==> flow/design.v <==
module FpCustomAddSub 
# (
	parameter	ManWidth	=	16,
	parameter	ExpWidth	=	6
)
(Rst_i,Clk_i,A_i,B_i,AddSub_i,Nd_i,Result_o,ResultValid_o);	
	function integer Log2;
	input integer value;
		begin
			Log2 = 0;
			while (value > 1) begin
				value   = value >> 1;
				Log2    = Log2 + 1;
			end
		end
	endfunction
	localparam	InOutWidth	=	1+ExpWidth+ManWidth;
	localparam	ExtManWidth	=	ManWidth+1;
	localparam	Stages	=	Log2(InOutWidth);
	input	Rst_i;
	input	Clk_i;
	input	[InOutWidth-1:0]	A_i;
	input	[InOutWidth-1:0]	B_i;
	input	AddSub_i;
	input	Nd_i;
	output	[InOutWidth-1:0]	Result_o;
	output	ResultValid_o;
	wire	signB	=	B_i[InOutWidth-1]^AddSub_i;
	wire	[InOutWidth-2:0]	absA	=	A_i[InOutWidth-2:0];
	wire	[InOutWidth-2:0]	absB	=	B_i[InOutWidth-2:0];
	reg		[InOutWidth-1:0]	muxA;
	reg		[InOutWidth-1:0]	muxB;
	reg	impliedA;
	reg	impliedB;
	reg	[InOutWidth-1:0]	muxAReg;
	reg	[InOutWidth-1:0]	muxBReg;
	reg	[ExpWidth-1:0]		expDiff;
	reg	addSubOrepation;
	wire	[ManWidth:0]	manA	=	{impliedA,	muxAReg[ManWidth-1:0]};
	wire	[ManWidth:0]	manB	=	{impliedB,	muxBReg[ManWidth-1:0]};
	reg	[ManWidth:0]	manANorm;
	reg	[ManWidth:0]	manBNorm;
	reg	addSubOrepationReg;
	reg	[ExtManWidth:0]	manSum;
	wire	[Stages-1:0]	distance;
	wire	[ExtManWidth+1:0]	dataArray	[0:Stages];
	wire	[Stages+1:0]	distanceR	=	{2'b00,distanceR1};
	reg		[ExtManWidth-1:0]	manSumReg;
	wire	[ExtManWidth-1:0]	normCMan	=	manSumReg	<<	distanceR1[Stages-1:0];	 
	reg	[ManWidth-1:0]	manC;
	reg	[ExpWidth-1:0]	expAPipe	[0:4];
	reg	[ExpWidth-1:0]	expC;
	reg	[4:0]	signC;
	reg	[8:0]	valid;
	assign  dataArray [0]	=	manSum;		
	assign	Result_o	=	{signC[4],expC,manC};
	assign	ResultValid_o	=	valid[4];
	always	@(*)	begin
		if	(absA<absB)	begin
			muxA	<=	{signB,absB};
			muxB	<=	{A_i[InOutWidth-1],absA};
		end	else	begin
			muxA	<=	{A_i[InOutWidth-1],absA};
			muxB	<=	{signB,absB};
		end 
	end
	always	@(posedge	Clk_i)	begin
		if	(muxA	[InOutWidth-2 -:ExpWidth]	==	8'h00)	begin	 
			impliedA	<=	1'b0;	 
		end	else	begin
			impliedA	<=	1'b1;	 
		end
		if	(muxB	[InOutWidth-2 -:ExpWidth]	==	8'h00)	begin	 
			impliedB	<=	1'b0;
		end	else	begin
			impliedB	<=	1'b1;
		end
		muxAReg	<=	muxA;
		muxBReg	<=	muxB;
		expDiff	<=	muxA[InOutWidth-2 -:ExpWidth]	-	muxB[InOutWidth-2 -:ExpWidth];	 
		addSubOrepation	<=	muxA[InOutWidth-1]	^	muxB[InOutWidth-1];	 
	end
	always	@(posedge	Clk_i)	begin
		manANorm	<=	manA;
		manBNorm	<=	manB	>>	expDiff;	 
		addSubOrepationReg <= addSubOrepation;
	end
	always	@(posedge	Clk_i)	begin
		if	(Rst_i)	begin
			manSum	<=	{ExtManWidth{1'b0}};
		end	else	if	(!addSubOrepationReg)	begin
			manSum	<=	{1'b0,	manANorm}	+	{1'b0,	manBNorm};
		end	else	begin
			manSum	<=	{1'b0,	manANorm}	-	{1'b0,	manBNorm};
		end
	end
	genvar	i;
	generate	
		for (i=0; i<Stages; i=i+1)	begin: searchMSB
			wire [ExtManWidth+1:0] dataIn;	
			wire [ExtManWidth+1:0] shitedDataOut;
			wire [ExtManWidth+1:0] dataOut;
			assign  dataIn = dataArray[i];
			wire    shiftDesired = ~|(dataIn[ExtManWidth+1:ExtManWidth+1-(1 << (Stages-1-i))]);
			assign  distance[(Stages-1-i)] = shiftDesired;		
			assign  shitedDataOut = dataIn << (1 << (Stages-1-i));	
			assign  dataOut = shiftDesired ? shitedDataOut : dataIn;	
			assign  dataArray[i+1] = dataOut;
		end
		reg	[Stages-1:0]	distanceR1;
		always	@(posedge	Clk_i)	begin
			distanceR1	<=	distance;
		end
	endgenerate	
	always	@(posedge	Clk_i)	begin
		manSumReg	<=	manSum	[ExtManWidth-1 -:ExtManWidth];
	end
	always	@(posedge	Clk_i)	begin
		if	(Rst_i)	begin
			manC	<=	{ManWidth{1'b0}};
		end	else	begin
			manC	<=	normCMan	[ExtManWidth-1 -:ManWidth];	 
		end
	end
	always	@(posedge	Clk_i)	begin	
		expAPipe[0]	<=	muxA[InOutWidth-2 -:ExpWidth];	 
		expAPipe[1]	<=	expAPipe[0];
		expAPipe[2]	<=	expAPipe[1];
		expAPipe[3]	<=	expAPipe[2];
		expAPipe[4]	<=	expAPipe[3];
	end
	always	@(posedge	Clk_i)	begin
		if	(&distanceR1)	begin
			expC	<=	{ExpWidth{1'b0}};
		end	else	begin
			if	(expAPipe[3]	>=	distanceR)	begin
				expC	<=	expAPipe[3]-distanceR+1;			 
			end	else	begin
				expC	<=	{{ExpWidth+1{1'b0}},1'b1};
			end
		end	
	end
	always	@(posedge	Clk_i)	begin
		signC	<=	{signC[3:0],	muxA[InOutWidth-1]};
	end
	always	@(posedge	Clk_i)	begin
		valid	<=	{valid[7:0],Nd_i};
	end	
endmodule
Tool chain data of FpCustomAddSub

Tool output for the design above, in the order of the flow.
Line numbers count from 1 in the design file above.
Cell names lack the library's common part.
The mark n/a stands for no value.

Top: FpCustomAddSub
Clock input: Clk_i
Cell library: sky130hd
Timing corner: tt_025C_1v80

Word-level counts

Source: Yosys, flattened and elaborated. Widths are those after wreduce. Registers that Yosys merges into a memory's read port (data or address) are not register bits. Print and check cells do not count. Equal cells are merged and count once.

Register bits after elaboration: 171
Bits in latches: 0
Bits in writable memories: 0
Bits in read-only memories: 0
Word width x clocked read ports: 0
Memory cells: 0
Output and inout bits: 24

Add/subtract/negate cells: 5
Multiply operators: 0
Divide/modulo/power cells: 0
$lt $le $gt $ge: 2
Eq/ne operators: 0
Shift-type cells: 2
Mux-type cells: 9
Bitwise operators: 3
Reduce/logical cells: 12

Operator list:

| operator                                   | count |
| 2-to-1 mux 19 bit                          | 3 |
| 2-to-1 mux 23 bit                          | 2 |
| less-than comparator 22 bit                | 1 |
| adder 17 x 17 -> 18 bit                    | 1 |
| subtractor 17 x 17 -> 18 bit               | 1 |
| 2-to-1 mux 18 bit                          | 1 |
| << shifter 17 x 4 -> 17 bit                | 1 |
| right shift 17 x 6 -> 17 bit               | 1 |
| zero test 6 bit                            | 2 |
| OR reduction 8 bit                         | 1 |
| adder 6 x 2 -> 6 bit with constant B       | 1 |
| subtractor 6 x 4 -> 6 bit                  | 1 |
| greater-or-equal comparator 6 x 4 -> 1 bit | 1 |
| subtractor 6 bit                           | 1 |
| OR reduction 5 bit                         | 1 |
| zero test 1 bit                            | 4 |
| OR reduction 2 bit                         | 2 |
| AND reduction 4 bit                        | 1 |
| OR reduction 3 bit                         | 1 |
| 2-to-1 mux 1 bit                           | 3 |
| XOR 1 bit                                  | 2 |
| NOT 1 bit                                  | 1 |

Longest topological paths

Depth = most cells in a row (Yosys ltp): at word level without a register or memory, in the mapped netlist without a sequential cell, where the memories' decode and read muxes count.

Word-level depth: 8
ABC_AREA: 1
Gate-level depth with buffers: 21

After synthesis

The flow's flattened synthesis, as Yosys stat reports it; memories are mapped. The netlist is that of the ABC_AREA named above (0 if unset); the other value can give another one.
Totals and module areas in this step are rounded.

Cell types:

| cell type | count |
| dfxtp_1   | 171 |
| nand2_1   | 273 |
| ha_1      | 52 |
| o21ai_0   | 111 |
| inv_1     | 117 |
| a21oi_1   | 61 |
| nor2_1    | 71 |
| nand3_1   | 43 |
| xor2_1    | 18 |
| clkbuf_1  | 25 |
| fa_1      | 3 |
| nand4_1   | 9 |
| o31ai_1   | 7 |
| nor3_1    | 9 |
| mux2i_1   | 3 |
| a31oi_1   | 3 |
| or2_2     | 3 |
| nand3_4   | 1 |

Not listed: further types 24, cells in them 34.

Mapped cells: 1014
Chip area (Yosys): 0.00767 mm2
Sequential part of the area: 0.00342 mm2
Mapped flip-flops: 171
Buffer cells: 29

Timing after synthesis

Path of least setup slack by OpenSTA after synthesis, without wires, with an ideal clock, recovery checks aside; 20% of the period is set as input and as output delay. Where synthesis merged equal registers, the netlist keeps one of their names.

Kind: input -> register
Start: input port B_i[20]
End: register expDiff[4]
Period: 4.5 ns
Input delay: 0.900 ns
Time at the first pin: 0.900 ns
Arrival: 2.753 ns
Required time: 4.388 ns
Path slack: 1.634 ns
Path delay: 1.965 ns
Stages: 19
Buffers on the path: 1
Period reached after synthesis: 2.866 ns

"path delay" = arrival - input delay + setup time.
"stages" counts driving pins, that of a launching flip-flop among them; a cell with two outputs on the path counts twice.
"period reached after synthesis" = period - worst setup slack (recovery checks aside). The figure is calculated, with input and output delays left at 20% of the set period.
The rows between start and end are the longest chain of elaborated cells between them; the timing report does not say that the signal goes this way. Where chains are equally long, one stands for them.
A line is the first line of the expression or statement that the cell stems from. Yosys adds cells for indexed reads and writes and turns some case tables into memories.

Cell sequence: inv_1 > ha_1 > nand2_1 > nor2_2 > nand2_1 > nor2_1 > nand2_2 > nand3_4 > buf_6 > nand2_1 > o21ai_1 > nand2_1 > ha_1 > inv_1 > nand2_1 > nand3_1 > nand2_1 > nand2_1 > nand2_1
Length of the longest elaborated chain: 3
Elaborated cells between the ends (all ways): 4
Those cells by class: add/sub (1); compare (1); mux (2)

RTL lines, path post-synthesis:

| element                     | line | RTL |
| start: declaration          | 23   | `input [InOutWidth-1:0] B_i;` |
| less-than comparator 22 bit | 59   | `if (absA<absB) begin` |
| 2-to-1 mux 23 bit           | 59   |  |
| subtractor 6 bit            | 80   | `expDiff <= muxA[InOutWidth-2 -:ExpWidth] - muxB[InOutWidth-2 -:ExpWidth];` |
| end: assignment             | 80   |  |
| end: declaration            | 37   | `reg [ExpWidth-1:0] expDiff;` |

Path in the finished layout

From the final timing report of flow run A: the path of least setup slack in the routed layout; clock arrival at registers is part of the times.

Kind: register -> register
Start: register manBNorm[0]
End: register manSum[17]
Period: 2.65 ns
Time at the first pin: 0.44 ns
Arrival: 3.01 ns
Required time: 3.02 ns
Path slack: 0.01 ns
Stages: 18
Buffers on the path: 0

The rows between start and end are the longest chain of elaborated cells between them; the timing report does not say that the signal goes this way. Where chains are equally long, one stands for them.
At most two assigning lines are given for a register; there are more.

Cell sequence: dfxtp_2 > inv_4 > ha_4 > nand3_4 > nor3_4 > nand2_2 > inv_2 > nand3_2 > inv_2 > a41oi_2 > xor2_1 > ha_1 > inv_2 > nor3_4 > nand4_1 > o221ai_2 > o21ai_1 > a21oi_1
Length of the longest elaborated chain: 2
Elaborated cells between the ends (all ways): 3
Those cells by class: add/sub (2); mux (1)

RTL lines, path after layout:

| element                 | line | RTL |
| start: declaration      | 42   | `reg [ManWidth:0] manBNorm;` |
| start: assignment       | 85   | `manBNorm <= manB >> expDiff;` |
| adder 17 x 17 -> 18 bit | 92   | `manSum <= {1'b0, manANorm} + {1'b0, manBNorm};` |
| 2-to-1 mux 18 bit       | 91   | `end else if (!addSubOrepationReg) begin` |
| end: assignment         | 92   |  |
| end: assignment         | 94   | `manSum <= {1'b0, manANorm} - {1'b0, manBNorm};` |
| end: declaration        | 44   | `reg [ExtManWidth:0] manSum;` |

Add stored flow runs of FpCustomAddSub

FpCustomAddSub through Yosys and OpenROAD on sky130hd: 3 stored runs, unordered, with their settings and measured results. The constraints put input and output delay at 20% of the set period each and load the outputs with 0.01 pF.
"achieved clock period": clock period set for the run, less the worst setup slack. It is reckoned from that one timing run; input and output delays stay at 20% of the period that was set.
"worst path time" is the time allowed to the run's worst setup path (the clock period less input and output delay, where it has them) less its slack. Clock arrival times count: a late capture clock shortens it, a late launch clock lengthens it.
By "total power after layout" is meant OpenSTA's value without simulated activity: inputs other than the clock are taken to toggle once in ten clock periods, and the tool carries that through the logic.
Values from the reports are rounded here.

## Flow run A

==> flow/run.sh <==
#!/bin/bash
# the make line also repeats the synthesis and layout settings of config.mk as NAME=value (left out here)
make -C /OpenROAD-flow-scripts/flow DESIGN_CONFIG=/design/flow/config.mk WORK_HOME=/design/flow/orfs CLKGATE_MAP_FILE= finish
==> flow/config.mk <==
export PLATFORM = sky130hd
export DESIGN_NAME = FpCustomAddSub
export DESIGN_NICKNAME = FpCustomAddSub
export VERILOG_FILES = /design/flow/design.v
export SDC_FILE = /design/flow/constraint.sdc
export NUM_CORES = 4
export LEC_CHECK = 0
export ABC_AREA = 1
export CAP_MARGIN = 0
export CELL_PAD_IN_SITES_DETAIL_PLACEMENT = 1
export CELL_PAD_IN_SITES_GLOBAL_PLACEMENT = 1
export CORE_MARGIN = 4
export CORE_UTILIZATION = 15
export CTS_CLUSTER_DIAMETER = 92
export CTS_CLUSTER_SIZE = 84
export GPL_ROUTABILITY_DRIVEN = 1
export MAX_ROUTING_LAYER = met5
export MIN_ROUTING_LAYER = met1
export PLACE_DENSITY_LB_ADDON = 0.03
export SETUP_SLACK_MARGIN = 0.62
export SLEW_MARGIN = 0
export TNS_END_PERCENT = 65
==> flow/constraint.sdc <==
create_clock -name core_clock -period 2.65 [get_ports {Clk_i}]
set_input_delay 0.5300 -clock core_clock [delete_from_list [all_inputs] [get_ports {Clk_i}]]
set_output_delay 0.5300 -clock core_clock [all_outputs]
set_load 0.01 [all_outputs]

| result of flow run A | value |
|---|---|
| area of the synthesized netlist | 0.00767 mm2 |
| standard-cell area after routing | 0.0124 mm2 |
| die outline area | 0.0548 mm2 |
| post-layout utilization | 24.6 % |
| achieved clock period | 2.644 ns |
| worst setup slack after layout | 0.006 ns |
| worst path time | 2.64 ns |
| worst setup path kind | register -> register |
| post-route worst hold slack | 0.327 ns |
| total power after layout | 12800 uW |
| post-route setup TNS | 0.000 ns |

## Flow run B

==> flow/run.sh <==
#!/bin/bash
# the make line also repeats the synthesis and layout settings of config.mk as NAME=value (left out here)
make -C /OpenROAD-flow-scripts/flow DESIGN_CONFIG=/design/flow/config.mk WORK_HOME=/design/flow/orfs CLKGATE_MAP_FILE= finish
==> flow/config.mk <==
export PLATFORM = sky130hd
export DESIGN_NAME = FpCustomAddSub
export DESIGN_NICKNAME = FpCustomAddSub
export VERILOG_FILES = /design/flow/design.v
export SDC_FILE = /design/flow/constraint.sdc
export NUM_CORES = 4
export LEC_CHECK = 0
export CAP_MARGIN = 20
export CORE_MARGIN = 2
export CORE_UTILIZATION = 40
export SLEW_MARGIN = 20
==> flow/constraint.sdc <==
create_clock -name core_clock -period 4.5 [get_ports {Clk_i}]
set_input_delay 0.9000 -clock core_clock [delete_from_list [all_inputs] [get_ports {Clk_i}]]
set_output_delay 0.9000 -clock core_clock [all_outputs]
set_load 0.01 [all_outputs]

| result of flow run B | value |
|---|---|
| area of the synthesized netlist | 0.00767 mm2 |
| standard-cell area after routing | 0.00921 mm2 |
| die outline area | 0.0203 mm2 |
| post-layout utilization | 49.1 % |
| achieved clock period | 3.794 ns |
| worst setup slack after layout | 0.706 ns |
| worst path time | 3.79 ns |
| worst setup path kind | register -> register |
| post-route worst hold slack | 0.321 ns |
| total power after layout | 5940 uW |
| post-route setup TNS | 0.000 ns |

## Flow run C

==> flow/run.sh <==
#!/bin/bash
# the make line also repeats the synthesis and layout settings of config.mk as NAME=value (left out here)
make -C /OpenROAD-flow-scripts/flow DESIGN_CONFIG=/design/flow/config.mk WORK_HOME=/design/flow/orfs CLKGATE_MAP_FILE= finish
==> flow/config.mk <==
export PLATFORM = sky130hd
export DESIGN_NAME = FpCustomAddSub
export DESIGN_NICKNAME = FpCustomAddSub
export VERILOG_FILES = /design/flow/design.v
export SDC_FILE = /design/flow/constraint.sdc
export NUM_CORES = 4
export LEC_CHECK = 0
export ABC_AREA = 1
export CAP_MARGIN = 20
export CELL_PAD_IN_SITES_DETAIL_PLACEMENT = 0
export CELL_PAD_IN_SITES_GLOBAL_PLACEMENT = 1
export CORE_MARGIN = 4
export CORE_UTILIZATION = 42
export CTS_CLUSTER_DIAMETER = 92
export CTS_CLUSTER_SIZE = 84
export GPL_ROUTABILITY_DRIVEN = 0
export MAX_ROUTING_LAYER = met4
export MIN_ROUTING_LAYER = met1
export PLACE_DENSITY_LB_ADDON = 0.03
export SLEW_MARGIN = 0
export TNS_END_PERCENT = 65
==> flow/constraint.sdc <==
create_clock -name core_clock -period 2.65 [get_ports {Clk_i}]
set_input_delay 0.5300 -clock core_clock [delete_from_list [all_inputs] [get_ports {Clk_i}]]
set_output_delay 0.5300 -clock core_clock [all_outputs]
set_load 0.01 [all_outputs]

| result of flow run C | value |
|---|---|
| area of the synthesized netlist | 0.00767 mm2 |
| standard-cell area after routing | 0.0104 mm2 |
| die outline area | 0.0205 mm2 |
| post-layout utilization | 57.6 % |
| achieved clock period | 2.661 ns |
| worst setup slack after layout | -0.011 ns |
| worst path time | 2.66 ns |
| worst setup path kind | register -> register |
| post-route worst hold slack | 0.321 ns |
| total power after layout | 11500 uW |
| post-route setup TNS | -0.011 ns |
